==> flow/design.v <==
`timescale 1ns/10ps
module des_core (
    input         clk,           
    input         rst,           
    input         en,            
    input         start,         
    input  [63:0] data_in,       
    input  [63:0] key_in,        
    input         decrypt,       
    output [63:0] data_out,      
    output        done           
);
localparam IDLE    = 2'd0;
localparam COMPUTE = 2'd1;
localparam DONE    = 2'd2;
(* fsm_encoding = "auto" *) reg [1:0] state, state_next;
reg [3:0] round_cnt, round_cnt_next;   
reg [31:0] l_reg, l_reg_next;
reg [31:0] r_reg, r_reg_next;
reg [63:0] output_reg, output_reg_next;
reg done_reg, done_reg_next;
reg [27:0] c_reg, c_reg_next;
reg [27:0] d_reg, d_reg_next;
reg [47:0] current_subkey_reg, current_subkey_next;
reg decrypt_reg, decrypt_reg_next;
function automatic [63:0] initial_permutation;
    input [63:0] data;
    begin
        initial_permutation = {
            data[6], data[14], data[22], data[30], data[38], data[46], data[54], data[62],
            data[4], data[12], data[20], data[28], data[36], data[44], data[52], data[60],
            data[2], data[10], data[18], data[26], data[34], data[42], data[50], data[58],
            data[0], data[8], data[16], data[24], data[32], data[40], data[48], data[56],
            data[7], data[15], data[23], data[31], data[39], data[47], data[55], data[63],
            data[5], data[13], data[21], data[29], data[37], data[45], data[53], data[61],
            data[3], data[11], data[19], data[27], data[35], data[43], data[51], data[59],
            data[1], data[9], data[17], data[25], data[33], data[41], data[49], data[57]
        };
    end
endfunction
function automatic [63:0] final_permutation;
    input [63:0] data;
    begin
        final_permutation = {
            data[24], data[56], data[16], data[48], data[8], data[40], data[0], data[32],
            data[25], data[57], data[17], data[49], data[9], data[41], data[1], data[33],
            data[26], data[58], data[18], data[50], data[10], data[42], data[2], data[34],
            data[27], data[59], data[19], data[51], data[11], data[43], data[3], data[35],
            data[28], data[60], data[20], data[52], data[12], data[44], data[4], data[36],
            data[29], data[61], data[21], data[53], data[13], data[45], data[5], data[37],
            data[30], data[62], data[22], data[54], data[14], data[46], data[6], data[38],
            data[31], data[63], data[23], data[55], data[15], data[47], data[7], data[39]
        };
    end
endfunction
function automatic [55:0] pc1;
    input [63:0] key;
    begin
        pc1 = {
            key[7], key[15], key[23], key[31], key[39], key[47], key[55],
            key[63], key[6], key[14], key[22], key[30], key[38], key[46],
            key[54], key[62], key[5], key[13], key[21], key[29], key[37],
            key[45], key[53], key[61], key[4], key[12], key[20], key[28],
            key[1], key[9], key[17], key[25], key[33], key[41], key[49],
            key[57], key[2], key[10], key[18], key[26], key[34], key[42],
            key[50], key[58], key[3], key[11], key[19], key[27], key[35],
            key[43], key[51], key[59], key[36], key[44], key[52], key[60]
        };
    end
endfunction
function automatic [47:0] pc2;
    input [55:0] key;
    begin
        pc2 = {
            key[42], key[39], key[45], key[32], key[55], key[51],
            key[53], key[28], key[41], key[50], key[35], key[46],
            key[33], key[37], key[44], key[52], key[30], key[48],
            key[40], key[49], key[29], key[36], key[43], key[54],
            key[15], key[4], key[25], key[19], key[9], key[1],
            key[26], key[16], key[5], key[11], key[23], key[8],
            key[12], key[7], key[17], key[0], key[22], key[3],
            key[10], key[14], key[6], key[20], key[27], key[24]
        };
    end
endfunction
function automatic [27:0] rotate_left28;
    input [27:0] value;
    input [1:0] amount;
    begin
        case (amount)
            2'd1: rotate_left28 = {value[26:0], value[27]};
            2'd2: rotate_left28 = {value[25:0], value[27:26]};
            default: rotate_left28 = value;
        endcase
    end
endfunction
function automatic [27:0] rotate_right28;
    input [27:0] value;
    input [1:0] amount;
    begin
        case (amount)
            2'd1: rotate_right28 = {value[0], value[27:1]};
            2'd2: rotate_right28 = {value[1:0], value[27:2]};
            default: rotate_right28 = value;
        endcase
    end
endfunction
function automatic [1:0] shift_amount;
    input [3:0] round_index;
    begin
        case (round_index)
            4'd0,
            4'd1,
            4'd8,
            4'd15: shift_amount = 2'd1;
            default: shift_amount = 2'd2;
        endcase
    end
endfunction
function automatic [55:0] compute_cd_after_16_shifts;
    input [55:0] cd_in;
    reg [27:0] c_tmp;
    reg [27:0] d_tmp;
    integer idx;
    begin
        c_tmp = cd_in[55:28];
        d_tmp = cd_in[27:0];
        for (idx = 0; idx < 16; idx = idx + 1) begin
            c_tmp = rotate_left28(c_tmp, shift_amount(idx[3:0]));
            d_tmp = rotate_left28(d_tmp, shift_amount(idx[3:0]));
        end
        compute_cd_after_16_shifts = {c_tmp, d_tmp};
    end
endfunction
function automatic [47:0] expansion;
    input [31:0] data;
    begin
        expansion = {
            data[0], data[31], data[30], data[29], data[28], data[27],
            data[28], data[27], data[26], data[25], data[24], data[23],
            data[24], data[23], data[22], data[21], data[20], data[19],
            data[20], data[19], data[18], data[17], data[16], data[15],
            data[16], data[15], data[14], data[13], data[12], data[11],
            data[12], data[11], data[10], data[9], data[8], data[7],
            data[8], data[7], data[6], data[5], data[4], data[3],
            data[4], data[3], data[2], data[1], data[0], data[31]
        };
    end
endfunction
function automatic [3:0] sbox1;
    input [5:0] data;
    reg [1:0] row;
    reg [3:0] col;
    begin
        row = {data[5], data[0]};
        col = data[4:1];
        case ({row, col})
            6'h00: sbox1 = 4'hE; 6'h01: sbox1 = 4'h4; 6'h02: sbox1 = 4'hD; 6'h03: sbox1 = 4'h1;
            6'h04: sbox1 = 4'h2; 6'h05: sbox1 = 4'hF; 6'h06: sbox1 = 4'hB; 6'h07: sbox1 = 4'h8;
            6'h08: sbox1 = 4'h3; 6'h09: sbox1 = 4'hA; 6'h0A: sbox1 = 4'h6; 6'h0B: sbox1 = 4'hC;
            6'h0C: sbox1 = 4'h5; 6'h0D: sbox1 = 4'h9; 6'h0E: sbox1 = 4'h0; 6'h0F: sbox1 = 4'h7;
            6'h10: sbox1 = 4'h0; 6'h11: sbox1 = 4'hF; 6'h12: sbox1 = 4'h7; 6'h13: sbox1 = 4'h4;
            6'h14: sbox1 = 4'hE; 6'h15: sbox1 = 4'h2; 6'h16: sbox1 = 4'hD; 6'h17: sbox1 = 4'h1;
            6'h18: sbox1 = 4'hA; 6'h19: sbox1 = 4'h6; 6'h1A: sbox1 = 4'hC; 6'h1B: sbox1 = 4'hB;
            6'h1C: sbox1 = 4'h9; 6'h1D: sbox1 = 4'h5; 6'h1E: sbox1 = 4'h3; 6'h1F: sbox1 = 4'h8;
            6'h20: sbox1 = 4'h4; 6'h21: sbox1 = 4'h1; 6'h22: sbox1 = 4'hE; 6'h23: sbox1 = 4'h8;
            6'h24: sbox1 = 4'hD; 6'h25: sbox1 = 4'h6; 6'h26: sbox1 = 4'h2; 6'h27: sbox1 = 4'hB;
            6'h28: sbox1 = 4'hF; 6'h29: sbox1 = 4'hC; 6'h2A: sbox1 = 4'h9; 6'h2B: sbox1 = 4'h7;
            6'h2C: sbox1 = 4'h3; 6'h2D: sbox1 = 4'hA; 6'h2E: sbox1 = 4'h5; 6'h2F: sbox1 = 4'h0;
            6'h30: sbox1 = 4'hF; 6'h31: sbox1 = 4'hC; 6'h32: sbox1 = 4'h8; 6'h33: sbox1 = 4'h2;
            6'h34: sbox1 = 4'h4; 6'h35: sbox1 = 4'h9; 6'h36: sbox1 = 4'h1; 6'h37: sbox1 = 4'h7;
            6'h38: sbox1 = 4'h5; 6'h39: sbox1 = 4'hB; 6'h3A: sbox1 = 4'h3; 6'h3B: sbox1 = 4'hE;
            6'h3C: sbox1 = 4'hA; 6'h3D: sbox1 = 4'h0; 6'h3E: sbox1 = 4'h6; 6'h3F: sbox1 = 4'hD;
        endcase
    end
endfunction
function automatic [3:0] sbox2;
    input [5:0] data;
    reg [1:0] row;
    reg [3:0] col;
    begin
        row = {data[5], data[0]};
        col = data[4:1];
        case ({row, col})
            6'h00: sbox2 = 4'hF; 6'h01: sbox2 = 4'h1; 6'h02: sbox2 = 4'h8; 6'h03: sbox2 = 4'hE;
            6'h04: sbox2 = 4'h6; 6'h05: sbox2 = 4'hB; 6'h06: sbox2 = 4'h3; 6'h07: sbox2 = 4'h4;
            6'h08: sbox2 = 4'h9; 6'h09: sbox2 = 4'h7; 6'h0A: sbox2 = 4'h2; 6'h0B: sbox2 = 4'hD;
            6'h0C: sbox2 = 4'hC; 6'h0D: sbox2 = 4'h0; 6'h0E: sbox2 = 4'h5; 6'h0F: sbox2 = 4'hA;
            6'h10: sbox2 = 4'h3; 6'h11: sbox2 = 4'hD; 6'h12: sbox2 = 4'h4; 6'h13: sbox2 = 4'h7;
            6'h14: sbox2 = 4'hF; 6'h15: sbox2 = 4'h2; 6'h16: sbox2 = 4'h8; 6'h17: sbox2 = 4'hE;
            6'h18: sbox2 = 4'hC; 6'h19: sbox2 = 4'h0; 6'h1A: sbox2 = 4'h1; 6'h1B: sbox2 = 4'hA;
            6'h1C: sbox2 = 4'h6; 6'h1D: sbox2 = 4'h9; 6'h1E: sbox2 = 4'hB; 6'h1F: sbox2 = 4'h5;
            6'h20: sbox2 = 4'h0; 6'h21: sbox2 = 4'hE; 6'h22: sbox2 = 4'h7; 6'h23: sbox2 = 4'hB;
            6'h24: sbox2 = 4'hA; 6'h25: sbox2 = 4'h4; 6'h26: sbox2 = 4'hD; 6'h27: sbox2 = 4'h1;
            6'h28: sbox2 = 4'h5; 6'h29: sbox2 = 4'h8; 6'h2A: sbox2 = 4'hC; 6'h2B: sbox2 = 4'h6;
            6'h2C: sbox2 = 4'h9; 6'h2D: sbox2 = 4'h3; 6'h2E: sbox2 = 4'h2; 6'h2F: sbox2 = 4'hF;
            6'h30: sbox2 = 4'hD; 6'h31: sbox2 = 4'h8; 6'h32: sbox2 = 4'hA; 6'h33: sbox2 = 4'h1;
            6'h34: sbox2 = 4'h3; 6'h35: sbox2 = 4'hF; 6'h36: sbox2 = 4'h4; 6'h37: sbox2 = 4'h2;
            6'h38: sbox2 = 4'hB; 6'h39: sbox2 = 4'h6; 6'h3A: sbox2 = 4'h7; 6'h3B: sbox2 = 4'hC;
            6'h3C: sbox2 = 4'h0; 6'h3D: sbox2 = 4'h5; 6'h3E: sbox2 = 4'hE; 6'h3F: sbox2 = 4'h9;
        endcase
    end
endfunction
function automatic [3:0] sbox3;
    input [5:0] data;
    reg [1:0] row;
    reg [3:0] col;
    begin
        row = {data[5], data[0]};
        col = data[4:1];
        case ({row, col})
            6'h00: sbox3 = 4'hA; 6'h01: sbox3 = 4'h0; 6'h02: sbox3 = 4'h9; 6'h03: sbox3 = 4'hE;
            6'h04: sbox3 = 4'h6; 6'h05: sbox3 = 4'h3; 6'h06: sbox3 = 4'hF; 6'h07: sbox3 = 4'h5;
            6'h08: sbox3 = 4'h1; 6'h09: sbox3 = 4'hD; 6'h0A: sbox3 = 4'hC; 6'h0B: sbox3 = 4'h7;
            6'h0C: sbox3 = 4'hB; 6'h0D: sbox3 = 4'h4; 6'h0E: sbox3 = 4'h2; 6'h0F: sbox3 = 4'h8;
            6'h10: sbox3 = 4'hD; 6'h11: sbox3 = 4'h7; 6'h12: sbox3 = 4'h0; 6'h13: sbox3 = 4'h9;
            6'h14: sbox3 = 4'h3; 6'h15: sbox3 = 4'h4; 6'h16: sbox3 = 4'h6; 6'h17: sbox3 = 4'hA;
            6'h18: sbox3 = 4'h2; 6'h19: sbox3 = 4'h8; 6'h1A: sbox3 = 4'h5; 6'h1B: sbox3 = 4'hE;
            6'h1C: sbox3 = 4'hC; 6'h1D: sbox3 = 4'hB; 6'h1E: sbox3 = 4'hF; 6'h1F: sbox3 = 4'h1;
            6'h20: sbox3 = 4'hD; 6'h21: sbox3 = 4'h6; 6'h22: sbox3 = 4'h4; 6'h23: sbox3 = 4'h9;
            6'h24: sbox3 = 4'h8; 6'h25: sbox3 = 4'hF; 6'h26: sbox3 = 4'h3; 6'h27: sbox3 = 4'h0;
            6'h28: sbox3 = 4'hB; 6'h29: sbox3 = 4'h1; 6'h2A: sbox3 = 4'h2; 6'h2B: sbox3 = 4'hC;
            6'h2C: sbox3 = 4'h5; 6'h2D: sbox3 = 4'hA; 6'h2E: sbox3 = 4'hE; 6'h2F: sbox3 = 4'h7;
            6'h30: sbox3 = 4'h1; 6'h31: sbox3 = 4'hA; 6'h32: sbox3 = 4'hD; 6'h33: sbox3 = 4'h0;
            6'h34: sbox3 = 4'h6; 6'h35: sbox3 = 4'h9; 6'h36: sbox3 = 4'h8; 6'h37: sbox3 = 4'h7;
            6'h38: sbox3 = 4'h4; 6'h39: sbox3 = 4'hF; 6'h3A: sbox3 = 4'hE; 6'h3B: sbox3 = 4'h3;
            6'h3C: sbox3 = 4'hB; 6'h3D: sbox3 = 4'h5; 6'h3E: sbox3 = 4'h2; 6'h3F: sbox3 = 4'hC;
        endcase
    end
endfunction
function automatic [3:0] sbox4;
    input [5:0] data;
    reg [1:0] row;
    reg [3:0] col;
    begin
        row = {data[5], data[0]};
        col = data[4:1];
        case ({row, col})
            6'h00: sbox4 = 4'h7; 6'h01: sbox4 = 4'hD; 6'h02: sbox4 = 4'hE; 6'h03: sbox4 = 4'h3;
            6'h04: sbox4 = 4'h0; 6'h05: sbox4 = 4'h6; 6'h06: sbox4 = 4'h9; 6'h07: sbox4 = 4'hA;
            6'h08: sbox4 = 4'h1; 6'h09: sbox4 = 4'h2; 6'h0A: sbox4 = 4'h8; 6'h0B: sbox4 = 4'h5;
            6'h0C: sbox4 = 4'hB; 6'h0D: sbox4 = 4'hC; 6'h0E: sbox4 = 4'h4; 6'h0F: sbox4 = 4'hF;
            6'h10: sbox4 = 4'hD; 6'h11: sbox4 = 4'h8; 6'h12: sbox4 = 4'hB; 6'h13: sbox4 = 4'h5;
            6'h14: sbox4 = 4'h6; 6'h15: sbox4 = 4'hF; 6'h16: sbox4 = 4'h0; 6'h17: sbox4 = 4'h3;
            6'h18: sbox4 = 4'h4; 6'h19: sbox4 = 4'h7; 6'h1A: sbox4 = 4'h2; 6'h1B: sbox4 = 4'hC;
            6'h1C: sbox4 = 4'h1; 6'h1D: sbox4 = 4'hA; 6'h1E: sbox4 = 4'hE; 6'h1F: sbox4 = 4'h9;
            6'h20: sbox4 = 4'hA; 6'h21: sbox4 = 4'h6; 6'h22: sbox4 = 4'h9; 6'h23: sbox4 = 4'h0;
            6'h24: sbox4 = 4'hC; 6'h25: sbox4 = 4'hB; 6'h26: sbox4 = 4'h7; 6'h27: sbox4 = 4'hD;
            6'h28: sbox4 = 4'hF; 6'h29: sbox4 = 4'h1; 6'h2A: sbox4 = 4'h3; 6'h2B: sbox4 = 4'hE;
            6'h2C: sbox4 = 4'h5; 6'h2D: sbox4 = 4'h2; 6'h2E: sbox4 = 4'h8; 6'h2F: sbox4 = 4'h4;
            6'h30: sbox4 = 4'h3; 6'h31: sbox4 = 4'hF; 6'h32: sbox4 = 4'h0; 6'h33: sbox4 = 4'h6;
            6'h34: sbox4 = 4'hA; 6'h35: sbox4 = 4'h1; 6'h36: sbox4 = 4'hD; 6'h37: sbox4 = 4'h8;
            6'h38: sbox4 = 4'h9; 6'h39: sbox4 = 4'h4; 6'h3A: sbox4 = 4'h5; 6'h3B: sbox4 = 4'hB;
            6'h3C: sbox4 = 4'hC; 6'h3D: sbox4 = 4'h7; 6'h3E: sbox4 = 4'h2; 6'h3F: sbox4 = 4'hE;
        endcase
    end
endfunction
function automatic [3:0] sbox5;
    input [5:0] data;
    reg [1:0] row;
    reg [3:0] col;
    begin
        row = {data[5], data[0]};
        col = data[4:1];
        case ({row, col})
            6'h00: sbox5 = 4'h2; 6'h01: sbox5 = 4'hC; 6'h02: sbox5 = 4'h4; 6'h03: sbox5 = 4'h1;
            6'h04: sbox5 = 4'h7; 6'h05: sbox5 = 4'hA; 6'h06: sbox5 = 4'hB; 6'h07: sbox5 = 4'h6;
            6'h08: sbox5 = 4'h8; 6'h09: sbox5 = 4'h5; 6'h0A: sbox5 = 4'h3; 6'h0B: sbox5 = 4'hF;
            6'h0C: sbox5 = 4'hD; 6'h0D: sbox5 = 4'h0; 6'h0E: sbox5 = 4'hE; 6'h0F: sbox5 = 4'h9;
            6'h10: sbox5 = 4'hE; 6'h11: sbox5 = 4'hB; 6'h12: sbox5 = 4'h2; 6'h13: sbox5 = 4'hC;
            6'h14: sbox5 = 4'h4; 6'h15: sbox5 = 4'h7; 6'h16: sbox5 = 4'hD; 6'h17: sbox5 = 4'h1;
            6'h18: sbox5 = 4'h5; 6'h19: sbox5 = 4'h0; 6'h1A: sbox5 = 4'hF; 6'h1B: sbox5 = 4'hA;
            6'h1C: sbox5 = 4'h3; 6'h1D: sbox5 = 4'h9; 6'h1E: sbox5 = 4'h8; 6'h1F: sbox5 = 4'h6;
            6'h20: sbox5 = 4'h4; 6'h21: sbox5 = 4'h2; 6'h22: sbox5 = 4'h1; 6'h23: sbox5 = 4'hB;
            6'h24: sbox5 = 4'hA; 6'h25: sbox5 = 4'hD; 6'h26: sbox5 = 4'h7; 6'h27: sbox5 = 4'h8;
            6'h28: sbox5 = 4'hF; 6'h29: sbox5 = 4'h9; 6'h2A: sbox5 = 4'hC; 6'h2B: sbox5 = 4'h5;
            6'h2C: sbox5 = 4'h6; 6'h2D: sbox5 = 4'h3; 6'h2E: sbox5 = 4'h0; 6'h2F: sbox5 = 4'hE;
            6'h30: sbox5 = 4'hB; 6'h31: sbox5 = 4'h8; 6'h32: sbox5 = 4'hC; 6'h33: sbox5 = 4'h7;
            6'h34: sbox5 = 4'h1; 6'h35: sbox5 = 4'hE; 6'h36: sbox5 = 4'h2; 6'h37: sbox5 = 4'hD;
            6'h38: sbox5 = 4'h6; 6'h39: sbox5 = 4'hF; 6'h3A: sbox5 = 4'h0; 6'h3B: sbox5 = 4'h9;
            6'h3C: sbox5 = 4'hA; 6'h3D: sbox5 = 4'h4; 6'h3E: sbox5 = 4'h5; 6'h3F: sbox5 = 4'h3;
        endcase
    end
endfunction
function automatic [3:0] sbox6;
    input [5:0] data;
    reg [1:0] row;
    reg [3:0] col;
    begin
        row = {data[5], data[0]};
        col = data[4:1];
        case ({row, col})
            6'h00: sbox6 = 4'hC; 6'h01: sbox6 = 4'h1; 6'h02: sbox6 = 4'hA; 6'h03: sbox6 = 4'hF;
            6'h04: sbox6 = 4'h9; 6'h05: sbox6 = 4'h2; 6'h06: sbox6 = 4'h6; 6'h07: sbox6 = 4'h8;
            6'h08: sbox6 = 4'h0; 6'h09: sbox6 = 4'hD; 6'h0A: sbox6 = 4'h3; 6'h0B: sbox6 = 4'h4;
            6'h0C: sbox6 = 4'hE; 6'h0D: sbox6 = 4'h7; 6'h0E: sbox6 = 4'h5; 6'h0F: sbox6 = 4'hB;
            6'h10: sbox6 = 4'hA; 6'h11: sbox6 = 4'hF; 6'h12: sbox6 = 4'h4; 6'h13: sbox6 = 4'h2;
            6'h14: sbox6 = 4'h7; 6'h15: sbox6 = 4'hC; 6'h16: sbox6 = 4'h9; 6'h17: sbox6 = 4'h5;
            6'h18: sbox6 = 4'h6; 6'h19: sbox6 = 4'h1; 6'h1A: sbox6 = 4'hD; 6'h1B: sbox6 = 4'hE;
            6'h1C: sbox6 = 4'h0; 6'h1D: sbox6 = 4'hB; 6'h1E: sbox6 = 4'h3; 6'h1F: sbox6 = 4'h8;
            6'h20: sbox6 = 4'h9; 6'h21: sbox6 = 4'hE; 6'h22: sbox6 = 4'hF; 6'h23: sbox6 = 4'h5;
            6'h24: sbox6 = 4'h2; 6'h25: sbox6 = 4'h8; 6'h26: sbox6 = 4'hC; 6'h27: sbox6 = 4'h3;
            6'h28: sbox6 = 4'h7; 6'h29: sbox6 = 4'h0; 6'h2A: sbox6 = 4'h4; 6'h2B: sbox6 = 4'hA;
            6'h2C: sbox6 = 4'h1; 6'h2D: sbox6 = 4'hD; 6'h2E: sbox6 = 4'hB; 6'h2F: sbox6 = 4'h6;
            6'h30: sbox6 = 4'h4; 6'h31: sbox6 = 4'h3; 6'h32: sbox6 = 4'h2; 6'h33: sbox6 = 4'hC;
            6'h34: sbox6 = 4'h9; 6'h35: sbox6 = 4'h5; 6'h36: sbox6 = 4'hF; 6'h37: sbox6 = 4'hA;
            6'h38: sbox6 = 4'hB; 6'h39: sbox6 = 4'hE; 6'h3A: sbox6 = 4'h1; 6'h3B: sbox6 = 4'h7;
            6'h3C: sbox6 = 4'h6; 6'h3D: sbox6 = 4'h0; 6'h3E: sbox6 = 4'h8; 6'h3F: sbox6 = 4'hD;
        endcase
    end
endfunction
function automatic [3:0] sbox7;
    input [5:0] data;
    reg [1:0] row;
    reg [3:0] col;
    begin
        row = {data[5], data[0]};
        col = data[4:1];
        case ({row, col})
            6'h00: sbox7 = 4'h4; 6'h01: sbox7 = 4'hB; 6'h02: sbox7 = 4'h2; 6'h03: sbox7 = 4'hE;
            6'h04: sbox7 = 4'hF; 6'h05: sbox7 = 4'h0; 6'h06: sbox7 = 4'h8; 6'h07: sbox7 = 4'hD;
            6'h08: sbox7 = 4'h3; 6'h09: sbox7 = 4'hC; 6'h0A: sbox7 = 4'h9; 6'h0B: sbox7 = 4'h7;
            6'h0C: sbox7 = 4'h5; 6'h0D: sbox7 = 4'hA; 6'h0E: sbox7 = 4'h6; 6'h0F: sbox7 = 4'h1;
            6'h10: sbox7 = 4'hD; 6'h11: sbox7 = 4'h0; 6'h12: sbox7 = 4'hB; 6'h13: sbox7 = 4'h7;
            6'h14: sbox7 = 4'h4; 6'h15: sbox7 = 4'h9; 6'h16: sbox7 = 4'h1; 6'h17: sbox7 = 4'hA;
            6'h18: sbox7 = 4'hE; 6'h19: sbox7 = 4'h3; 6'h1A: sbox7 = 4'h5; 6'h1B: sbox7 = 4'hC;
            6'h1C: sbox7 = 4'h2; 6'h1D: sbox7 = 4'hF; 6'h1E: sbox7 = 4'h8; 6'h1F: sbox7 = 4'h6;
            6'h20: sbox7 = 4'h1; 6'h21: sbox7 = 4'h4; 6'h22: sbox7 = 4'hB; 6'h23: sbox7 = 4'hD;
            6'h24: sbox7 = 4'hC; 6'h25: sbox7 = 4'h3; 6'h26: sbox7 = 4'h7; 6'h27: sbox7 = 4'hE;
            6'h28: sbox7 = 4'hA; 6'h29: sbox7 = 4'hF; 6'h2A: sbox7 = 4'h6; 6'h2B: sbox7 = 4'h8;
            6'h2C: sbox7 = 4'h0; 6'h2D: sbox7 = 4'h5; 6'h2E: sbox7 = 4'h9; 6'h2F: sbox7 = 4'h2;
            6'h30: sbox7 = 4'h6; 6'h31: sbox7 = 4'hB; 6'h32: sbox7 = 4'hD; 6'h33: sbox7 = 4'h8;
            6'h34: sbox7 = 4'h1; 6'h35: sbox7 = 4'h4; 6'h36: sbox7 = 4'hA; 6'h37: sbox7 = 4'h7;
            6'h38: sbox7 = 4'h9; 6'h39: sbox7 = 4'h5; 6'h3A: sbox7 = 4'h0; 6'h3B: sbox7 = 4'hF;
            6'h3C: sbox7 = 4'hE; 6'h3D: sbox7 = 4'h2; 6'h3E: sbox7 = 4'h3; 6'h3F: sbox7 = 4'hC;
        endcase
    end
endfunction
function automatic [3:0] sbox8;
    input [5:0] data;
    reg [1:0] row;
    reg [3:0] col;
    begin
        row = {data[5], data[0]};
        col = data[4:1];
        case ({row, col})
            6'h00: sbox8 = 4'hD; 6'h01: sbox8 = 4'h2; 6'h02: sbox8 = 4'h8; 6'h03: sbox8 = 4'h4;
            6'h04: sbox8 = 4'h6; 6'h05: sbox8 = 4'hF; 6'h06: sbox8 = 4'hB; 6'h07: sbox8 = 4'h1;
            6'h08: sbox8 = 4'hA; 6'h09: sbox8 = 4'h9; 6'h0A: sbox8 = 4'h3; 6'h0B: sbox8 = 4'hE;
            6'h0C: sbox8 = 4'h5; 6'h0D: sbox8 = 4'h0; 6'h0E: sbox8 = 4'hC; 6'h0F: sbox8 = 4'h7;
            6'h10: sbox8 = 4'h1; 6'h11: sbox8 = 4'hF; 6'h12: sbox8 = 4'hD; 6'h13: sbox8 = 4'h8;
            6'h14: sbox8 = 4'hA; 6'h15: sbox8 = 4'h3; 6'h16: sbox8 = 4'h7; 6'h17: sbox8 = 4'h4;
            6'h18: sbox8 = 4'hC; 6'h19: sbox8 = 4'h5; 6'h1A: sbox8 = 4'h6; 6'h1B: sbox8 = 4'hB;
            6'h1C: sbox8 = 4'h0; 6'h1D: sbox8 = 4'hE; 6'h1E: sbox8 = 4'h9; 6'h1F: sbox8 = 4'h2;
            6'h20: sbox8 = 4'h7; 6'h21: sbox8 = 4'hB; 6'h22: sbox8 = 4'h4; 6'h23: sbox8 = 4'h1;
            6'h24: sbox8 = 4'h9; 6'h25: sbox8 = 4'hC; 6'h26: sbox8 = 4'hE; 6'h27: sbox8 = 4'h2;
            6'h28: sbox8 = 4'h0; 6'h29: sbox8 = 4'h6; 6'h2A: sbox8 = 4'hA; 6'h2B: sbox8 = 4'hD;
            6'h2C: sbox8 = 4'hF; 6'h2D: sbox8 = 4'h3; 6'h2E: sbox8 = 4'h5; 6'h2F: sbox8 = 4'h8;
            6'h30: sbox8 = 4'h2; 6'h31: sbox8 = 4'h1; 6'h32: sbox8 = 4'hE; 6'h33: sbox8 = 4'h7;
            6'h34: sbox8 = 4'h4; 6'h35: sbox8 = 4'hA; 6'h36: sbox8 = 4'h8; 6'h37: sbox8 = 4'hD;
            6'h38: sbox8 = 4'hF; 6'h39: sbox8 = 4'hC; 6'h3A: sbox8 = 4'h9; 6'h3B: sbox8 = 4'h0;
            6'h3C: sbox8 = 4'h3; 6'h3D: sbox8 = 4'h5; 6'h3E: sbox8 = 4'h6; 6'h3F: sbox8 = 4'hB;
        endcase
    end
endfunction
function automatic [31:0] pbox;
    input [31:0] data;
    begin
        pbox = {
            data[16], data[25], data[12], data[11], data[3], data[20], data[4], data[15],
            data[31], data[17], data[9], data[6], data[27], data[14], data[1], data[22],
            data[30], data[24], data[8], data[18], data[0], data[5], data[29], data[23],
            data[13], data[19], data[2], data[26], data[10], data[21], data[28], data[7]
        };
    end
endfunction
function automatic [31:0] f_function;
    input [31:0] r;
    input [47:0] subkey;
    reg [47:0] expanded;
    reg [47:0] xored;
    reg [31:0] sbox_out;
    begin
        expanded = expansion(r);
        xored = expanded ^ subkey;
        sbox_out = {
            sbox1(xored[47:42]),
            sbox2(xored[41:36]),
            sbox3(xored[35:30]),
            sbox4(xored[29:24]),
            sbox5(xored[23:18]),
            sbox6(xored[17:12]),
            sbox7(xored[11:6]),
            sbox8(xored[5:0])
        };
        f_function = pbox(sbox_out);
    end
endfunction
wire [55:0] pc1_key;
wire [55:0] decrypt_cd_seed;
wire [27:0] c_seed_wire;
wire [27:0] d_seed_wire;
assign pc1_key = pc1(key_in);
assign decrypt_cd_seed = compute_cd_after_16_shifts(pc1_key);
assign c_seed_wire = pc1_key[55:28];
assign d_seed_wire = pc1_key[27:0];
wire [63:0] ip_data;
wire [31:0] f_out;
assign ip_data = initial_permutation(data_in);
assign f_out = f_function(r_reg, current_subkey_reg);
always @(*) begin
    state_next = state;
    round_cnt_next = round_cnt;
    l_reg_next = l_reg;
    r_reg_next = r_reg;
    output_reg_next = output_reg;
    done_reg_next = 1'b0;
    c_reg_next = c_reg;
    d_reg_next = d_reg;
    current_subkey_next = current_subkey_reg;
    decrypt_reg_next = decrypt_reg;
    case (state)
        IDLE: begin
            if (start) begin
                decrypt_reg_next = decrypt;
                l_reg_next = ip_data[63:32];
                r_reg_next = ip_data[31:0];
                round_cnt_next = 4'd0;
                if (decrypt) begin
                    c_reg_next = decrypt_cd_seed[55:28];
                    d_reg_next = decrypt_cd_seed[27:0];
                end else begin
                    c_reg_next = rotate_left28(c_seed_wire, shift_amount(4'd0));
                    d_reg_next = rotate_left28(d_seed_wire, shift_amount(4'd0));
                end
                current_subkey_next = pc2({c_reg_next, d_reg_next});
                state_next = COMPUTE;
            end
        end
        COMPUTE: begin
            if (round_cnt < 4'd15) begin
                l_reg_next = r_reg;
                r_reg_next = l_reg ^ f_out;
                round_cnt_next = round_cnt + 4'd1;
                if (!decrypt_reg) begin
                    c_reg_next = rotate_left28(c_reg, shift_amount(round_cnt + 4'd1));
                    d_reg_next = rotate_left28(d_reg, shift_amount(round_cnt + 4'd1));
                end else begin
                    c_reg_next = rotate_right28(c_reg, shift_amount(4'd15 - round_cnt));
                    d_reg_next = rotate_right28(d_reg, shift_amount(4'd15 - round_cnt));
                end
                current_subkey_next = pc2({c_reg_next, d_reg_next});
            end else begin
                l_reg_next = r_reg;
                r_reg_next = l_reg ^ f_out;
                state_next = DONE;
            end
        end
        DONE: begin
            output_reg_next = final_permutation({r_reg, l_reg});
            done_reg_next = 1'b1;
            if (start) begin
                decrypt_reg_next = decrypt;
                l_reg_next = ip_data[63:32];
                r_reg_next = ip_data[31:0];
                round_cnt_next = 4'd0;
                if (decrypt) begin
                    c_reg_next = decrypt_cd_seed[55:28];
                    d_reg_next = decrypt_cd_seed[27:0];
                end else begin
                    c_reg_next = rotate_left28(c_seed_wire, shift_amount(4'd0));
                    d_reg_next = rotate_left28(d_seed_wire, shift_amount(4'd0));
                end
                current_subkey_next = pc2({c_reg_next, d_reg_next});
                state_next = COMPUTE;
            end else begin
                state_next = IDLE;
            end
        end
        default: state_next = IDLE;
    endcase
end
always @(posedge clk or posedge rst) begin
    if (rst) begin
        state <= IDLE;
        round_cnt <= 4'd0;
        l_reg <= 32'd0;
        r_reg <= 32'd0;
        output_reg <= 64'd0;
        done_reg <= 1'b0;
        c_reg <= 28'd0;
        d_reg <= 28'd0;
        current_subkey_reg <= 48'd0;
        decrypt_reg <= 1'b0;
    end else if (en) begin
        state <= state_next;
        round_cnt <= round_cnt_next;
        l_reg <= l_reg_next;
        r_reg <= r_reg_next;
        output_reg <= output_reg_next;
        done_reg <= done_reg_next;
        c_reg <= c_reg_next;
        d_reg <= d_reg_next;
        current_subkey_reg <= current_subkey_next;
        decrypt_reg <= decrypt_reg_next;
    end
end
assign data_out = output_reg;
assign done = done_reg;
endmodule
`timescale 1ns/10ps
module crc_sort_core(
    input wire clk,
    input wire rst,
    input wire en,
    input wire start,
    input wire [127:0] data_in,
    input wire [2:0] fn_sel,
    output reg [127:0] data_out,
    output reg done
);
localparam CRC_GEN = 3'b011;
localparam SORT    = 3'b100;
wire sort_start;
wire sort_en;
wire [127:0] sort_data_out;
wire sort_done;
wire crc_start;
wire crc_en;
wire [127:0] crc_data_out;
wire crc_done;
assign sort_start = (fn_sel == SORT) ? start : 1'b0;
assign crc_start  = (fn_sel == CRC_GEN) ? start : 1'b0;
assign sort_en = (fn_sel == SORT) && en;
assign crc_en  = (fn_sel == CRC_GEN) && en;
sort_core sort_inst (
    .clk(clk),
    .rst(rst),
    .en(sort_en),
    .start(sort_start),
    .data_in(data_in),
    .data_out(sort_data_out),
    .done(sort_done)
);
crc_core crc_inst (
    .clk(clk),
    .rst(rst),
    .en(crc_en),
    .start(crc_start),
    .data_in(data_in),
    .data_out(crc_data_out),
    .done(crc_done)
);
always @(*) begin
    case (fn_sel)
        SORT: begin
            data_out = sort_data_out;
            done = sort_done;
        end
        CRC_GEN: begin
            data_out = crc_data_out;
            done = crc_done;
        end
        default: begin
            data_out = 128'd0;
            done = 1'b0;
        end
    endcase
end
endmodule
module crc_core(
    input wire clk,
    input wire rst,
    input wire en,
    input wire start,
    input wire [127:0] data_in,
    output reg [127:0] data_out,
    output reg done
);
localparam [2:0] CRC_POLY = 3'b101;   
function automatic [2:0] crc_update_byte;
    input [2:0] crc_in;
    input [7:0] data_byte;
    integer idx;
    reg [2:0] crc_tmp;
    begin
        crc_tmp = crc_in;
        for (idx = 0; idx < 8; idx = idx + 1) begin
            if (crc_tmp[2] ^ data_byte[7 - idx]) begin
                crc_tmp = {crc_tmp[1:0], 1'b0} ^ CRC_POLY;
            end else begin
                crc_tmp = {crc_tmp[1:0], 1'b0};
            end
        end
        crc_update_byte = crc_tmp;
    end
endfunction
localparam IDLE = 2'd0;
localparam COMPUTE = 2'd1;
localparam DONE = 2'd2;
(* fsm_encoding = "auto" *) reg [1:0] state, state_next;
reg [2:0] crc_reg, crc_reg_next;
reg [4:0] byte_cnt, byte_cnt_next;
reg [127:0] data_reg, data_reg_next;
wire [7:0] current_byte;
assign current_byte = data_reg[127:120];
always @(*) begin
    state_next = state;
    crc_reg_next = crc_reg;
    byte_cnt_next = byte_cnt;
    data_reg_next = data_reg;
    done = 1'b0;
    case (state)
        IDLE: begin
            if (start) begin
                state_next = COMPUTE;
                crc_reg_next = 3'b000;  
                byte_cnt_next = 5'd0;
                data_reg_next = data_in;
            end
        end
        COMPUTE: begin
            if (byte_cnt < 5'd16) begin
                crc_reg_next = crc_update_byte(crc_reg, current_byte);
                data_reg_next = {data_reg[119:0], 8'd0};
                byte_cnt_next = byte_cnt + 5'd1;
            end else begin
                state_next = DONE;
            end
        end
        DONE: begin
            done = 1'b1;
            state_next = IDLE;
        end
        default: begin
            state_next = IDLE;
        end
    endcase
end
always @(*) begin
    data_out = {125'd0, crc_reg};
end
always @(posedge clk or posedge rst) begin
    if (rst) begin
        state <= IDLE;
        crc_reg <= 3'b000;
        byte_cnt <= 5'd0;
        data_reg <= 128'd0;
    end else if (en) begin
        state <= state_next;
        crc_reg <= crc_reg_next;
        byte_cnt <= byte_cnt_next;
        data_reg <= data_reg_next;
    end
end
endmodule
module sort_core(
    input wire clk,
    input wire rst,
    input wire en,
    input wire start,
    input wire [127:0] data_in,
    output reg [127:0] data_out,
    output reg done
);
localparam IDLE = 2'd0;
localparam SORT = 2'd1;
localparam DONE = 2'd2;
(* fsm_encoding = "auto" *) reg [1:0] state, state_next;
reg [4:0] cycle_cnt, cycle_cnt_next;
reg [7:0] sort_array [0:15];
reg [7:0] sort_array_next [0:15];
integer i;
always @(*) begin
    state_next = state;
    cycle_cnt_next = cycle_cnt;
    done = 1'b0;
    for (i = 0; i < 16; i = i + 1) begin
        sort_array_next[i] = sort_array[i];
    end
    case (state)
        IDLE: begin
            if (start) begin
                state_next = SORT;
                cycle_cnt_next = 5'd0;
                sort_array_next[0]  = data_in[7:0];
                sort_array_next[1]  = data_in[15:8];
                sort_array_next[2]  = data_in[23:16];
                sort_array_next[3]  = data_in[31:24];
                sort_array_next[4]  = data_in[39:32];
                sort_array_next[5]  = data_in[47:40];
                sort_array_next[6]  = data_in[55:48];
                sort_array_next[7]  = data_in[63:56];
                sort_array_next[8]  = data_in[71:64];
                sort_array_next[9]  = data_in[79:72];
                sort_array_next[10] = data_in[87:80];
                sort_array_next[11] = data_in[95:88];
                sort_array_next[12] = data_in[103:96];
                sort_array_next[13] = data_in[111:104];
                sort_array_next[14] = data_in[119:112];
                sort_array_next[15] = data_in[127:120];
            end
        end
        SORT: begin
            case (cycle_cnt)
                5'd0, 5'd2, 5'd4, 5'd6, 5'd8, 5'd10, 5'd12, 5'd14, 5'd16: begin
                    if (sort_array[0] < sort_array[1]) begin
                        sort_array_next[0] = sort_array[1];
                        sort_array_next[1] = sort_array[0];
                    end else begin
                        sort_array_next[0] = sort_array[0];
                        sort_array_next[1] = sort_array[1];
                    end
                    if (sort_array[2] < sort_array[3]) begin
                        sort_array_next[2] = sort_array[3];
                        sort_array_next[3] = sort_array[2];
                    end else begin
                        sort_array_next[2] = sort_array[2];
                        sort_array_next[3] = sort_array[3];
                    end
                    if (sort_array[4] < sort_array[5]) begin
                        sort_array_next[4] = sort_array[5];
                        sort_array_next[5] = sort_array[4];
                    end else begin
                        sort_array_next[4] = sort_array[4];
                        sort_array_next[5] = sort_array[5];
                    end
                    if (sort_array[6] < sort_array[7]) begin
                        sort_array_next[6] = sort_array[7];
                        sort_array_next[7] = sort_array[6];
                    end else begin
                        sort_array_next[6] = sort_array[6];
                        sort_array_next[7] = sort_array[7];
                    end
                    if (sort_array[8] < sort_array[9]) begin
                        sort_array_next[8] = sort_array[9];
                        sort_array_next[9] = sort_array[8];
                    end else begin
                        sort_array_next[8] = sort_array[8];
                        sort_array_next[9] = sort_array[9];
                    end
                    if (sort_array[10] < sort_array[11]) begin
                        sort_array_next[10] = sort_array[11];
                        sort_array_next[11] = sort_array[10];
                    end else begin
                        sort_array_next[10] = sort_array[10];
                        sort_array_next[11] = sort_array[11];
                    end
                    if (sort_array[12] < sort_array[13]) begin
                        sort_array_next[12] = sort_array[13];
                        sort_array_next[13] = sort_array[12];
                    end else begin
                        sort_array_next[12] = sort_array[12];
                        sort_array_next[13] = sort_array[13];
                    end
                    if (sort_array[14] < sort_array[15]) begin
                        sort_array_next[14] = sort_array[15];
                        sort_array_next[15] = sort_array[14];
                    end else begin
                        sort_array_next[14] = sort_array[14];
                        sort_array_next[15] = sort_array[15];
                    end
                    cycle_cnt_next = cycle_cnt + 1;
                    if (cycle_cnt == 5'd16) begin
                        state_next = DONE;
                    end
                end
                5'd1, 5'd3, 5'd5, 5'd7, 5'd9, 5'd11, 5'd13, 5'd15: begin
                    if (sort_array[1] < sort_array[2]) begin
                        sort_array_next[1] = sort_array[2];
                        sort_array_next[2] = sort_array[1];
                    end else begin
                        sort_array_next[1] = sort_array[1];
                        sort_array_next[2] = sort_array[2];
                    end
                    if (sort_array[3] < sort_array[4]) begin
                        sort_array_next[3] = sort_array[4];
                        sort_array_next[4] = sort_array[3];
                    end else begin
                        sort_array_next[3] = sort_array[3];
                        sort_array_next[4] = sort_array[4];
                    end
                    if (sort_array[5] < sort_array[6]) begin
                        sort_array_next[5] = sort_array[6];
                        sort_array_next[6] = sort_array[5];
                    end else begin
                        sort_array_next[5] = sort_array[5];
                        sort_array_next[6] = sort_array[6];
                    end
                    if (sort_array[7] < sort_array[8]) begin
                        sort_array_next[7] = sort_array[8];
                        sort_array_next[8] = sort_array[7];
                    end else begin
                        sort_array_next[7] = sort_array[7];
                        sort_array_next[8] = sort_array[8];
                    end
                    if (sort_array[9] < sort_array[10]) begin
                        sort_array_next[9] = sort_array[10];
                        sort_array_next[10] = sort_array[9];
                    end else begin
                        sort_array_next[9] = sort_array[9];
                        sort_array_next[10] = sort_array[10];
                    end
                    if (sort_array[11] < sort_array[12]) begin
                        sort_array_next[11] = sort_array[12];
                        sort_array_next[12] = sort_array[11];
                    end else begin
                        sort_array_next[11] = sort_array[11];
                        sort_array_next[12] = sort_array[12];
                    end
                    if (sort_array[13] < sort_array[14]) begin
                        sort_array_next[13] = sort_array[14];
                        sort_array_next[14] = sort_array[13];
                    end else begin
                        sort_array_next[13] = sort_array[13];
                        sort_array_next[14] = sort_array[14];
                    end
                    cycle_cnt_next = cycle_cnt + 1;
                end
                default: begin
                    state_next = DONE;
                end
            endcase
        end
        DONE: begin
            done = 1'b1;
            state_next = IDLE;
        end
        default: begin
            state_next = IDLE;
        end
    endcase
end
always @(*) begin
    data_out = {sort_array[0],  sort_array[1],  sort_array[2],  sort_array[3],
                sort_array[4],  sort_array[5],  sort_array[6],  sort_array[7],
                sort_array[8],  sort_array[9],  sort_array[10], sort_array[11],
                sort_array[12], sort_array[13], sort_array[14], sort_array[15]};
end
always @(posedge clk or posedge rst) begin
    if (rst) begin
        state <= IDLE;
        cycle_cnt <= 5'd0;
        for (i = 0; i < 16; i = i + 1) begin
            sort_array[i] <= 8'd0;
        end
    end else if (en) begin
        state <= state_next;
        cycle_cnt <= cycle_cnt_next;
        for (i = 0; i < 16; i = i + 1) begin
            sort_array[i] <= sort_array_next[i];
        end
    end
end
endmodule
`timescale 1ns/10ps
module IOTDF( clk, rst, in_en, iot_in, fn_sel, busy, valid, iot_out);
input          clk;
input          rst;
input          in_en;
input  [7:0]   iot_in;
input  [2:0]   fn_sel;
output         busy;
output         valid;
output [127:0] iot_out;
localparam DES_ENCRYPT = 3'b001;
localparam DES_DECRYPT = 3'b010;
localparam CRC_GEN     = 3'b011;
localparam SORT        = 3'b100;
localparam IDLE    = 2'd0;
localparam LOAD    = 2'd1;
(* fsm_encoding = "auto" *) reg [1:0]   current_state, next_state;
reg [3:0]   load_cnt, load_cnt_next;
reg         load_sel, load_sel_next;
reg [127:0] data_buf0, data_buf0_next;
reg [127:0] data_buf1, data_buf1_next;
reg [1:0]   buffer_full, buffer_full_next;
reg         compute_sel, compute_sel_next;
reg         compute_active, compute_active_next;
reg         busy_reg, busy_reg_next;
reg [127:0] result_reg, result_reg_next;
reg         valid_reg, valid_reg_next;
reg         des_start_reg, des_start_reg_next;
reg         crc_sort_start_reg, crc_sort_start_reg_next;
reg         des_en_reg, des_en_reg_next;
reg         crc_sort_en_reg, crc_sort_en_reg_next;
(* synopsys_clock_gating = "true" *) wire enable;
function automatic [127:0] write_byte;
    input [127:0] word_in;
    input [3:0]  byte_idx;
    input [7:0]  byte_value;
    begin
        write_byte = word_in;
        case (byte_idx)
            4'd0:  write_byte[7:0]       = byte_value;
            4'd1:  write_byte[15:8]      = byte_value;
            4'd2:  write_byte[23:16]     = byte_value;
            4'd3:  write_byte[31:24]     = byte_value;
            4'd4:  write_byte[39:32]     = byte_value;
            4'd5:  write_byte[47:40]     = byte_value;
            4'd6:  write_byte[55:48]     = byte_value;
            4'd7:  write_byte[63:56]     = byte_value;
            4'd8:  write_byte[71:64]     = byte_value;
            4'd9:  write_byte[79:72]     = byte_value;
            4'd10: write_byte[87:80]     = byte_value;
            4'd11: write_byte[95:88]     = byte_value;
            4'd12: write_byte[103:96]    = byte_value;
            4'd13: write_byte[111:104]   = byte_value;
            4'd14: write_byte[119:112]   = byte_value;
            4'd15: write_byte[127:120]   = byte_value;
            default: write_byte = word_in;
        endcase
    end
endfunction
wire [127:0] compute_data;
wire [63:0]  des_data_in;
wire [63:0]  des_key_in;
wire         des_decrypt;
wire [63:0]  des_data_out;
wire         des_done;
wire         mode_is_des;
wire         mode_is_crc_sort;
assign compute_data   = (compute_sel == 1'b0) ? data_buf0 : data_buf1;
assign mode_is_des    = (fn_sel == DES_ENCRYPT) || (fn_sel == DES_DECRYPT);
assign mode_is_crc_sort = (fn_sel == CRC_GEN) || (fn_sel == SORT);
assign des_decrypt    = (fn_sel == DES_DECRYPT);
assign des_data_in    = mode_is_des ? compute_data[63:0] : 64'd0;
assign des_key_in     = mode_is_des ? compute_data[127:64] : 64'd0;
des_core des_inst (
    .clk(clk),
    .rst(rst),
    .en(des_en_reg),
    .start(des_start_reg),
    .data_in(des_data_in),
    .key_in(des_key_in),
    .decrypt(des_decrypt),
    .data_out(des_data_out),
    .done(des_done)
);
wire [127:0] crc_sort_data_in;
wire [127:0] crc_sort_data_out;
wire         crc_sort_done;
assign crc_sort_data_in = mode_is_crc_sort ? compute_data : 128'd0;
crc_sort_core crc_sort_inst (
    .clk(clk),
    .rst(rst),
    .en(crc_sort_en_reg),
    .start(crc_sort_start_reg),
    .data_in(crc_sort_data_in),
    .fn_sel(fn_sel),
    .data_out(crc_sort_data_out),
    .done(crc_sort_done)
);
assign busy    = busy_reg;
assign valid   = valid_reg;
assign iot_out = result_reg;
always @(*) begin
    load_cnt_next = load_cnt;
    load_sel_next = load_sel;
    data_buf0_next = data_buf0;
    data_buf1_next = data_buf1;
    buffer_full_next = buffer_full;
    compute_sel_next = compute_sel;
    compute_active_next = compute_active;
    result_reg_next = result_reg;
    valid_reg_next = 1'b0;
    busy_reg_next = busy_reg;
    des_start_reg_next = 1'b0;
    crc_sort_start_reg_next = 1'b0;
    next_state = current_state;
    des_en_reg_next = des_en_reg;
    crc_sort_en_reg_next = crc_sort_en_reg;
    case (current_state)
        IDLE: begin
            if (in_en) begin
                if (!buffer_full[0]) begin
                    load_sel_next = 1'b0;
                    load_cnt_next = 4'd1;
                    data_buf0_next = write_byte(128'd0, 4'd0, iot_in);
                    next_state = LOAD;
                    busy_reg_next = 1'b0;
                end else if (!buffer_full[1]) begin
                    load_sel_next = 1'b1;
                    load_cnt_next = 4'd1;
                    data_buf1_next = write_byte(128'd0, 4'd0, iot_in);
                    next_state = LOAD;
                    busy_reg_next = 1'b0;
                end else begin
                    next_state = IDLE;
                    busy_reg_next = 1'b1;
                end
            end else begin
                next_state = IDLE;
            end
        end
        LOAD: begin
            if (in_en) begin
                next_state = LOAD;
                if (load_sel == 1'b0) begin
                    data_buf0_next = write_byte(data_buf0, load_cnt, iot_in);
                    if (load_cnt == 4'd15) begin
                        load_cnt_next = 4'd0;
                        buffer_full_next[0] = 1'b1;
                        next_state = IDLE;
                        if (buffer_full[1])
                            busy_reg_next = 1'b1;
                    end else begin
                        load_cnt_next = load_cnt + 4'd1;
                        if ((load_cnt == 4'd14) && buffer_full[1])
                            busy_reg_next = 1'b1;
                    end
                end else begin
                    data_buf1_next = write_byte(data_buf1, load_cnt, iot_in);
                    if (load_cnt == 4'd15) begin
                        load_cnt_next = 4'd0;
                        buffer_full_next[1] = 1'b1;
                        next_state = IDLE;
                        if (buffer_full[0])
                            busy_reg_next = 1'b1;
                    end else begin
                        load_cnt_next = load_cnt + 4'd1;
                        if ((load_cnt == 4'd14) && buffer_full[0])
                            busy_reg_next = 1'b1;
                    end
                end
            end else begin
                next_state = LOAD;
            end
        end
        default: begin
            next_state = IDLE;
        end
    endcase
    if (compute_active) begin
        if (mode_is_des) begin
            if (des_done) begin
                result_reg_next = {compute_data[127:64], des_data_out};
                valid_reg_next = 1'b1;
                buffer_full_next[compute_sel] = 1'b0;
                compute_active_next = 1'b0;
                busy_reg_next = 1'b0;
            end
        end else if (mode_is_crc_sort) begin
            if (crc_sort_done) begin
                result_reg_next = crc_sort_data_out;
                valid_reg_next = 1'b1;
                buffer_full_next[compute_sel] = 1'b0;
                compute_active_next = 1'b0;
                busy_reg_next = 1'b0;
            end
        end else begin
            if (des_done || crc_sort_done) begin
                buffer_full_next[compute_sel] = 1'b0;
                compute_active_next = 1'b0;
                busy_reg_next = 1'b0;
            end
        end
    end
    if (!compute_active_next) begin
        if (buffer_full_next[0] || buffer_full_next[1]) begin
            compute_sel_next = buffer_full_next[0] ? 1'b0 : 1'b1;
            compute_active_next = 1'b1;
            if (mode_is_des) begin
                des_start_reg_next = 1'b1;
            end else if (mode_is_crc_sort) begin
                crc_sort_start_reg_next = 1'b1;
            end
        end
    end
    des_en_reg_next = compute_active_next && mode_is_des;
    crc_sort_en_reg_next = compute_active_next && mode_is_crc_sort;
end
assign enable = in_en |
                      compute_active |
                      compute_active_next |
                      valid_reg |
                      valid_reg_next |
                      busy_reg |
                      busy_reg_next;
always @(posedge clk or posedge rst) begin
    if (rst) begin
        load_cnt            <= 4'd0;
        load_sel            <= 1'b0;
        data_buf0           <= 128'd0;
        data_buf1           <= 128'd0;
        buffer_full         <= 2'b00;
        compute_sel         <= 1'b0;
        compute_active      <= 1'b0;
        result_reg          <= 128'd0;
        valid_reg           <= 1'b0;
        busy_reg            <= 1'b0;
        des_start_reg       <= 1'b0;
        crc_sort_start_reg  <= 1'b0;
        des_en_reg          <= 1'b0;
        crc_sort_en_reg     <= 1'b0;
        current_state       <= IDLE;
    end else if (enable) begin
        load_cnt            <= load_cnt_next;
        load_sel            <= load_sel_next;
        data_buf0           <= data_buf0_next;
        data_buf1           <= data_buf1_next;
        buffer_full         <= buffer_full_next;
        compute_sel         <= compute_sel_next;
        compute_active      <= compute_active_next;
        result_reg          <= result_reg_next;
        valid_reg           <= valid_reg_next;
        busy_reg            <= busy_reg_next;
        des_start_reg       <= des_start_reg_next;
        crc_sort_start_reg  <= crc_sort_start_reg_next;
        des_en_reg          <= des_en_reg_next;
        crc_sort_en_reg     <= crc_sort_en_reg_next;
        current_state       <= next_state;
    end
end
endmodule
Reports on IOTDF
The steps from the RTL of IOTDF to its reports follow in flow order.
Lines are those of the file above, counted from 1.
Operators: Yosys type, input widths -> output width; for muxes data width and select width s.
A cell with n/a has no value.
Inputs
  top: IOTDF
  clock port: clk
  cell library: sky130hd
  library corner: tt_025C_1v80

After elaboration
Source: Yosys, flattened and elaborated. Widths are those after wreduce. Registers that Yosys merges into a memory's read port (data or address) are not register bits. Print and check cells do not count. Equal cells are merged and count once.
Yosys's memory passes give these memory sizes; they may raise the number of words (mostly to a power of two), join words into wider ones and drop unused or constant bits.
Word-level totals
  register bits after elaboration: 914
  memory bits (read-only): 2048
  memory cells: 8
  output and inout port bits: 130
  elaborated cells: 620
Cells by class
  $add $sub $neg: 6
  $lt $le $gt $ge: 17
  equal/unequal tests: 110
  shift-type cells: 2
  muxes and demuxes: 262
  bitwise operators: 28
  reduce/logical cells: 108
Memories
  (name not given): words 64, width 4, rd ports 1, wr ports 0, line 346  | case ({row, col})
  (name not given): words 64, width 4, rd ports 1, wr ports 0, line 319  | case ({row, col})
  (name not given): words 64, width 4, rd ports 1, wr ports 0, line 292  | case ({row, col})
  (name not given): words 64, width 4, rd ports 1, wr ports 0, line 265  | case ({row, col})
  (name not given): words 64, width 4, rd ports 1, wr ports 0, line 238  | case ({row, col})
  (name not given): words 64, width 4, rd ports 1, wr ports 0, line 211  | case ({row, col})
Memories not listed: 2.
Operator list (count)
  $mux 128: 17
  $pmux 128 s2: 4
  $mux 8: 64
  $pmux 8 s2: 30
  $pmux 28 s2: 6
  $reduce_or 15->1: 16
  $mux 28: 8
  $reduce_and 8->1: 16
  $pmux 32 s2: 2
  $mux 64: 2
  $lt 8x8->1: 15
  $reduce_and 7->1: 16
  $pmux 48 s2: 1
  $mux 48: 2
  $reduce_and 6->1: 15
  $mux 3: 24
  $ne 2x2->1 const B: 34
  $mux 32: 2
  $mux 1: 55
  $ne 3x3->1 const B: 17
  $eq 4x4->1 const B: 12
  $xor 48x48->48: 1
  $mux 2: 22
  $eq 5x4->1 const B: 8
  $xor 32x32->32: 1
  $mux 4: 7
  $reduce_and 4->1: 5
  $eq 5x3->1 const B: 4
Other operator kinds: 49; their cells: 127.

Logic depth
Depth = most cells in a row (Yosys ltp): at word level without a register or memory, in the mapped netlist without a sequential cell, where the memories' decode and read muxes count.
Logic depth
  word-level depth: 32
  ABC_AREA: 0
  gate-level depth with buffers: 12
  gate-level depth less buffers: 11

After synthesis
The flow's flattened synthesis, as Yosys stat reports it; memories are mapped. The netlist is that of the ABC_AREA named above (0 if unset); the other value can give another one.
Totals and module areas in this step are rounded.
Cell types
  sky130_fd_sc_hd__dfrtp_1: count 865, total area 2.16E+04 sq um
  sky130_fd_sc_hd__o21ai_0: count 788, total area 3.94E+03 sq um
  sky130_fd_sc_hd__nand2_1: count 944, total area 3.54E+03 sq um
  sky130_fd_sc_hd__mux2i_1: count 246, total area 2.46E+03 sq um
  sky130_fd_sc_hd__ha_1: count 180, total area 2252.16 sq um
  sky130_fd_sc_hd__a21oi_1: count 416, total area 2.08E+03 sq um
  sky130_fd_sc_hd__clkbuf_1: count 366, total area 1.37E+03 sq um
  sky130_fd_sc_hd__mux2_2: count 110, total area 1.24E+03 sq um
  sky130_fd_sc_hd__nor2_1: count 303, total area 1.14E+03 sq um
  sky130_fd_sc_hd__a221o_1: count 104, total area 1.04E+03 sq um
  sky130_fd_sc_hd__nor3_1: count 170, total area 850.816 sq um
  sky130_fd_sc_hd__xnor2_1: count 74, total area 648.122 sq um
  sky130_fd_sc_hd__a211oi_1: count 86, total area 645.619 sq um
  sky130_fd_sc_hd__xor2_1: count 72, total area 630.605 sq um
  sky130_fd_sc_hd__a311oi_1: count 63, total area 551.779 sq um
  sky130_fd_sc_hd__a22oi_1: count 71, total area 533.011 sq um
  sky130_fd_sc_hd__inv_1: count 141, total area 529.258 sq um
  sky130_fd_sc_hd__a21o_1: count 63, total area 472.954 sq um
Other cell types: 63; their cells: 532.
Synthesis totals
  mapped cells: 5594
  synthesis area: 49000 sq um
  area of sequential cells: 22000 sq um
  mapped flip-flops: 869
  buffer cells: 456
By module: a second synthesis without flattening, with its own total; a netlist apart from the flattened one above.
Unflattened totals
  cells (unflattened synthesis): 5754
  area total of the unflattened synthesis: 55000 sq um
Rows give one instance, submodules left out.
By module
  IOTDF: times used 1, cells 1656, area 20000 sq um, sequential area 10000 sq um
  des_core: times used 1, cells 1994, area 17000 sq um, sequential area 4800 sq um
  sort_core: times used 1, cells 1216, area 10000 sq um, sequential area 3400 sq um
  crc_core: times used 1, cells 724, area 7300 sq um, sequential area 3500 sq um
  crc_sort_core: times used 1, cells 164, area 1300 sq um, sequential area 0.0 sq um

Timing after synthesis
Source: OpenSTA report_checks on the synthesized netlist (no wires, ideal clock, input and output delay 20% of the period each), path of least setup slack; recovery checks are left aside. Register names are those of the netlist, which keeps one name where synthesis merged equal registers.
Timing post-synthesis
  kind: input-to-reg
  start point: input fn_sel[0]
  end point: register crc_sort_inst.sort_inst.sort_array[12][0]
  clock period: 5.0 ns
  external input delay: 1.000 ns
  setup time: 0.125 ns
  launch time at the first pin: 1.000 ns
  arrival time: 2.825 ns
  data required time: 4.875 ns
  setup slack: 2.051 ns
  delay of the path: 1.950 ns
  driving pins on the path: 8
  path buffers: 1
  synthesis period reached: 2.949 ns
"delay of the path" is the arrival time less input delay plus setup time.
"driving pins on the path" counts driving pins, that of a launching flip-flop among them; a cell with two outputs on the path counts twice.
"synthesis period reached" is the clock period less the worst setup slack; recovery checks do not enter. This is arithmetic on one report: input and output delays are still those of the set period (20% each).
Between the ends stands the longest chain of elaborated cells between them, by number of cells; it is not shown to be the way that was timed. Of several equally long chains one is given.
Each line given opens the expression or statement behind the cell; cells for indexed reads and writes are added by Yosys, which also makes memories of some case tables.
Between the ends, post-synthesis
  cell sequence: sky130_fd_sc_hd__nand2b_1 sky130_fd_sc_hd__nor2_2 sky130_fd_sc_hd__nand3_1 sky130_fd_sc_hd__a31oi_2 sky130_fd_sc_hd__o21ai_1 sky130_fd_sc_hd__nor2b_1 sky130_fd_sc_hd__buf_2 sky130_fd_sc_hd__mux2_2
  length of the longest elaborated chain: 5
Ends and longest elaborated chain, post-synthesis
  start: declaration: line 862  | input  [2:0]   fn_sel;
  $eq 3x2->1: line 925  | assign mode_is_crc_sort = (fn_sel == CRC_GEN) || (fn_sel == SORT);
  $logic_or 1x1->1: line 925
  $mux 128: line 943  | assign crc_sort_data_in = mode_is_crc_sort ? compute_data : 128'd0;
  $mux 8: line 683  | if (start) begin
  $pmux 8 s2: line 681  | case (state)
  end: assignment: line 845  | sort_array[i] <= 8'd0;
  end: assignment: line 851  | sort_array[i] <= sort_array_next[i];
  end: declaration: line 671  | reg [7:0] sort_array [0:15];

Timing after layout
From the final timing report of job 1: the path of least setup slack in the routed layout; clock arrival at registers is part of the times.
Timing post-layout
  kind: reg-to-reg
  start point: register des_inst.r_reg[12]
  end point: register des_inst.r_reg[24]
  clock period: 4.87 ns
  setup time: 0.14 ns
  launch time at the first pin: 0.72 ns
  arrival time: 4.04 ns
  data required time: 5.46 ns
  setup slack: 1.42 ns
  driving pins on the path: 10
  path buffers: 0
Between the ends stands the longest chain of elaborated cells between them, by number of cells; it is not shown to be the way that was timed. Of several equally long chains one is given.
The chain passes a memory read, where the word-level depth is cut; so it can be longer than that depth.
Between the ends, post-layout
  cell sequence: sky130_fd_sc_hd__dfrtp_1 sky130_fd_sc_hd__xor2_1 sky130_fd_sc_hd__inv_1 sky130_fd_sc_hd__ha_1 sky130_fd_sc_hd__mux4_2 sky130_fd_sc_hd__nand2_1 sky130_fd_sc_hd__a21oi_1 sky130_fd_sc_hd__a31oi_1 sky130_fd_sc_hd__xor2_1 sky130_fd_sc_hd__o21ai_0
  length of the longest elaborated chain: 4
Ends and longest elaborated chain, post-layout
  start: declaration: line 19  | reg [31:0] r_reg, r_reg_next;
  start: assignment: line 488  | r_reg <= 32'd0;
  start: assignment: line 499  | r_reg <= r_reg_next;
  $xor 48x48->48: line 385  | xored = expanded ^ subkey;
  $mem_v2 64x4: line 265  | case ({row, col})
  $xor 32x32->32: line 443  | r_reg_next = l_reg ^ f_out;
  $pmux 32 s2: line 422  | case (state)
  end: assignment: line 488
  end: assignment: line 499
  end: declaration: line 19

Add stored flow runs of IOTDF

Below are 4 stored runs of the flow (Yosys, OpenROAD; platform sky130hd) on IOTDF, each with its settings and what was measured, unordered. Constraints: input delay and output delay 20% of the set period each, output load 0.01 pF.
"achieved clock period" = clock period - worst setup slack. The figure is calculated, with input and output delays left at 20% of the set period.
"worst setup path time": the worst setup path's part of the clock period (all of it between registers, 20% less for each end at a port) less its slack. A launch clock that arrives late makes it longer, a capture clock that arrives late makes it shorter.
"power" is the tool's figure for a default switching activity; nothing was simulated.
Values from the reports are rounded here.

Job 1
==> flow/run.sh <==
#!/bin/bash
# the make line also repeats the synthesis and layout settings of config.mk as NAME=value (left out here)
make -C /OpenROAD-flow-scripts/flow DESIGN_CONFIG=/design/flow/config.mk WORK_HOME=/design/flow/orfs CLKGATE_MAP_FILE= finish
==> flow/config.mk <==
export PLATFORM = sky130hd
export DESIGN_NAME = IOTDF
export DESIGN_NICKNAME = IOTDF
export VERILOG_FILES = /design/flow/design.v
export SDC_FILE = /design/flow/constraint.sdc
export NUM_CORES = 4
export LEC_CHECK = 0
export CAP_MARGIN = 35
export CORE_MARGIN = 2
export CORE_UTILIZATION = 34
export GPL_ROUTABILITY_DRIVEN = 0
export PLACE_DENSITY_LB_ADDON = 0.18
export SLEW_MARGIN = 20
==> flow/constraint.sdc <==
create_clock -name core_clock -period 4.87 [get_ports {clk}]
set_input_delay 0.9740 -clock core_clock [delete_from_list [all_inputs] [get_ports {clk}]]
set_output_delay 0.9740 -clock core_clock [all_outputs]
set_load 0.01 [all_outputs]

==> results of job 1 <==
chip area after synthesis (Yosys): 49000 sq um
die area: 150000 sq um
standard-cell area of the final layout: 57000 sq um
utilization: 40 %
worst setup slack after layout: 1.4 ns
total negative slack: 0.000 ns
power: 26000 µW
achieved clock period: 3.455 ns
worst setup path time: 3.45 ns
worst setup path kind: reg-to-reg

Job 2
==> flow/run.sh <==
#!/bin/bash
# the make line also repeats the synthesis and layout settings of config.mk as NAME=value (left out here)
make -C /OpenROAD-flow-scripts/flow DESIGN_CONFIG=/design/flow/config.mk WORK_HOME=/design/flow/orfs CLKGATE_MAP_FILE= finish
==> flow/config.mk <==
export PLATFORM = sky130hd
export DESIGN_NAME = IOTDF
export DESIGN_NICKNAME = IOTDF
export VERILOG_FILES = /design/flow/design.v
export SDC_FILE = /design/flow/constraint.sdc
export NUM_CORES = 4
export LEC_CHECK = 0
export CAP_MARGIN = 20
export CORE_MARGIN = 2
export CORE_UTILIZATION = 40
export SLEW_MARGIN = 20
==> flow/constraint.sdc <==
create_clock -name core_clock -period 3.7 [get_ports {clk}]
set_input_delay 0.7400 -clock core_clock [delete_from_list [all_inputs] [get_ports {clk}]]
set_output_delay 0.7400 -clock core_clock [all_outputs]
set_load 0.01 [all_outputs]

==> results of job 2 <==
chip area after synthesis (Yosys): 49000 sq um
die area: 130000 sq um
standard-cell area of the final layout: 57000 sq um
utilization: 47 %
worst setup slack after layout: 0.43 ns
total negative slack: 0.000 ns
power: 33000 µW
achieved clock period: 3.270 ns
worst setup path time: 3.27 ns
worst setup path kind: reg-to-reg

Job 3
==> flow/run.sh <==
#!/bin/bash
# the make line also repeats the synthesis and layout settings of config.mk as NAME=value (left out here)
make -C /OpenROAD-flow-scripts/flow DESIGN_CONFIG=/design/flow/config.mk WORK_HOME=/design/flow/orfs CLKGATE_MAP_FILE= finish
==> flow/config.mk <==
export PLATFORM = sky130hd
export DESIGN_NAME = IOTDF
export DESIGN_NICKNAME = IOTDF
export VERILOG_FILES = /design/flow/design.v
export SDC_FILE = /design/flow/constraint.sdc
export NUM_CORES = 4
export LEC_CHECK = 0
export CAP_MARGIN = 5
export CELL_PAD_IN_SITES_DETAIL_PLACEMENT = 2
export CORE_MARGIN = 2
export CORE_UTILIZATION = 42
export CTS_CLUSTER_DIAMETER = 292
export GPL_TIMING_DRIVEN = 0
export HOLD_SLACK_MARGIN = 0.09
export PLACE_DENSITY_LB_ADDON = 0.25
export SLEW_MARGIN = 20
export TNS_END_PERCENT = 100
==> flow/constraint.sdc <==
create_clock -name core_clock -period 5.0 [get_ports {clk}]
set_input_delay 1.0000 -clock core_clock [delete_from_list [all_inputs] [get_ports {clk}]]
set_output_delay 1.0000 -clock core_clock [all_outputs]
set_load 0.01 [all_outputs]

==> results of job 3 <==
did not finish, routing stopped with GRT-0232

Job 4
==> flow/run.sh <==
#!/bin/bash
# the make line also repeats the synthesis and layout settings of config.mk as NAME=value (left out here)
make -C /OpenROAD-flow-scripts/flow DESIGN_CONFIG=/design/flow/config.mk WORK_HOME=/design/flow/orfs CLKGATE_MAP_FILE= finish
==> flow/config.mk <==
export PLATFORM = sky130hd
export DESIGN_NAME = IOTDF
export DESIGN_NICKNAME = IOTDF
export VERILOG_FILES = /design/flow/design.v
export SDC_FILE = /design/flow/constraint.sdc
export NUM_CORES = 4
export LEC_CHECK = 0
export ABC_AREA = 0
export CAP_MARGIN = 35
export CELL_PAD_IN_SITES_DETAIL_PLACEMENT = 1
export CORE_MARGIN = 2
export CORE_UTILIZATION = 25
export GPL_ROUTABILITY_DRIVEN = 1
export MAX_ROUTING_LAYER = met5
export MIN_ROUTING_LAYER = met1
export PLACE_DENSITY_LB_ADDON = 0.09
export SLEW_MARGIN = 20
export TNS_END_PERCENT = 15
==> flow/constraint.sdc <==
create_clock -name core_clock -period 3.71 [get_ports {clk}]
set_input_delay 0.7420 -clock core_clock [delete_from_list [all_inputs] [get_ports {clk}]]
set_output_delay 0.7420 -clock core_clock [all_outputs]
set_load 0.01 [all_outputs]

==> results of job 4 <==
chip area after synthesis (Yosys): 49000 sq um
die area: 200000 sq um
standard-cell area of the final layout: 60000 sq um
utilization: 30 %
worst setup slack after layout: 0.43 ns
total negative slack: 0.000 ns
power: 35000 µW
achieved clock period: 3.281 ns
worst setup path time: 3.28 ns
worst setup path kind: reg-to-reg
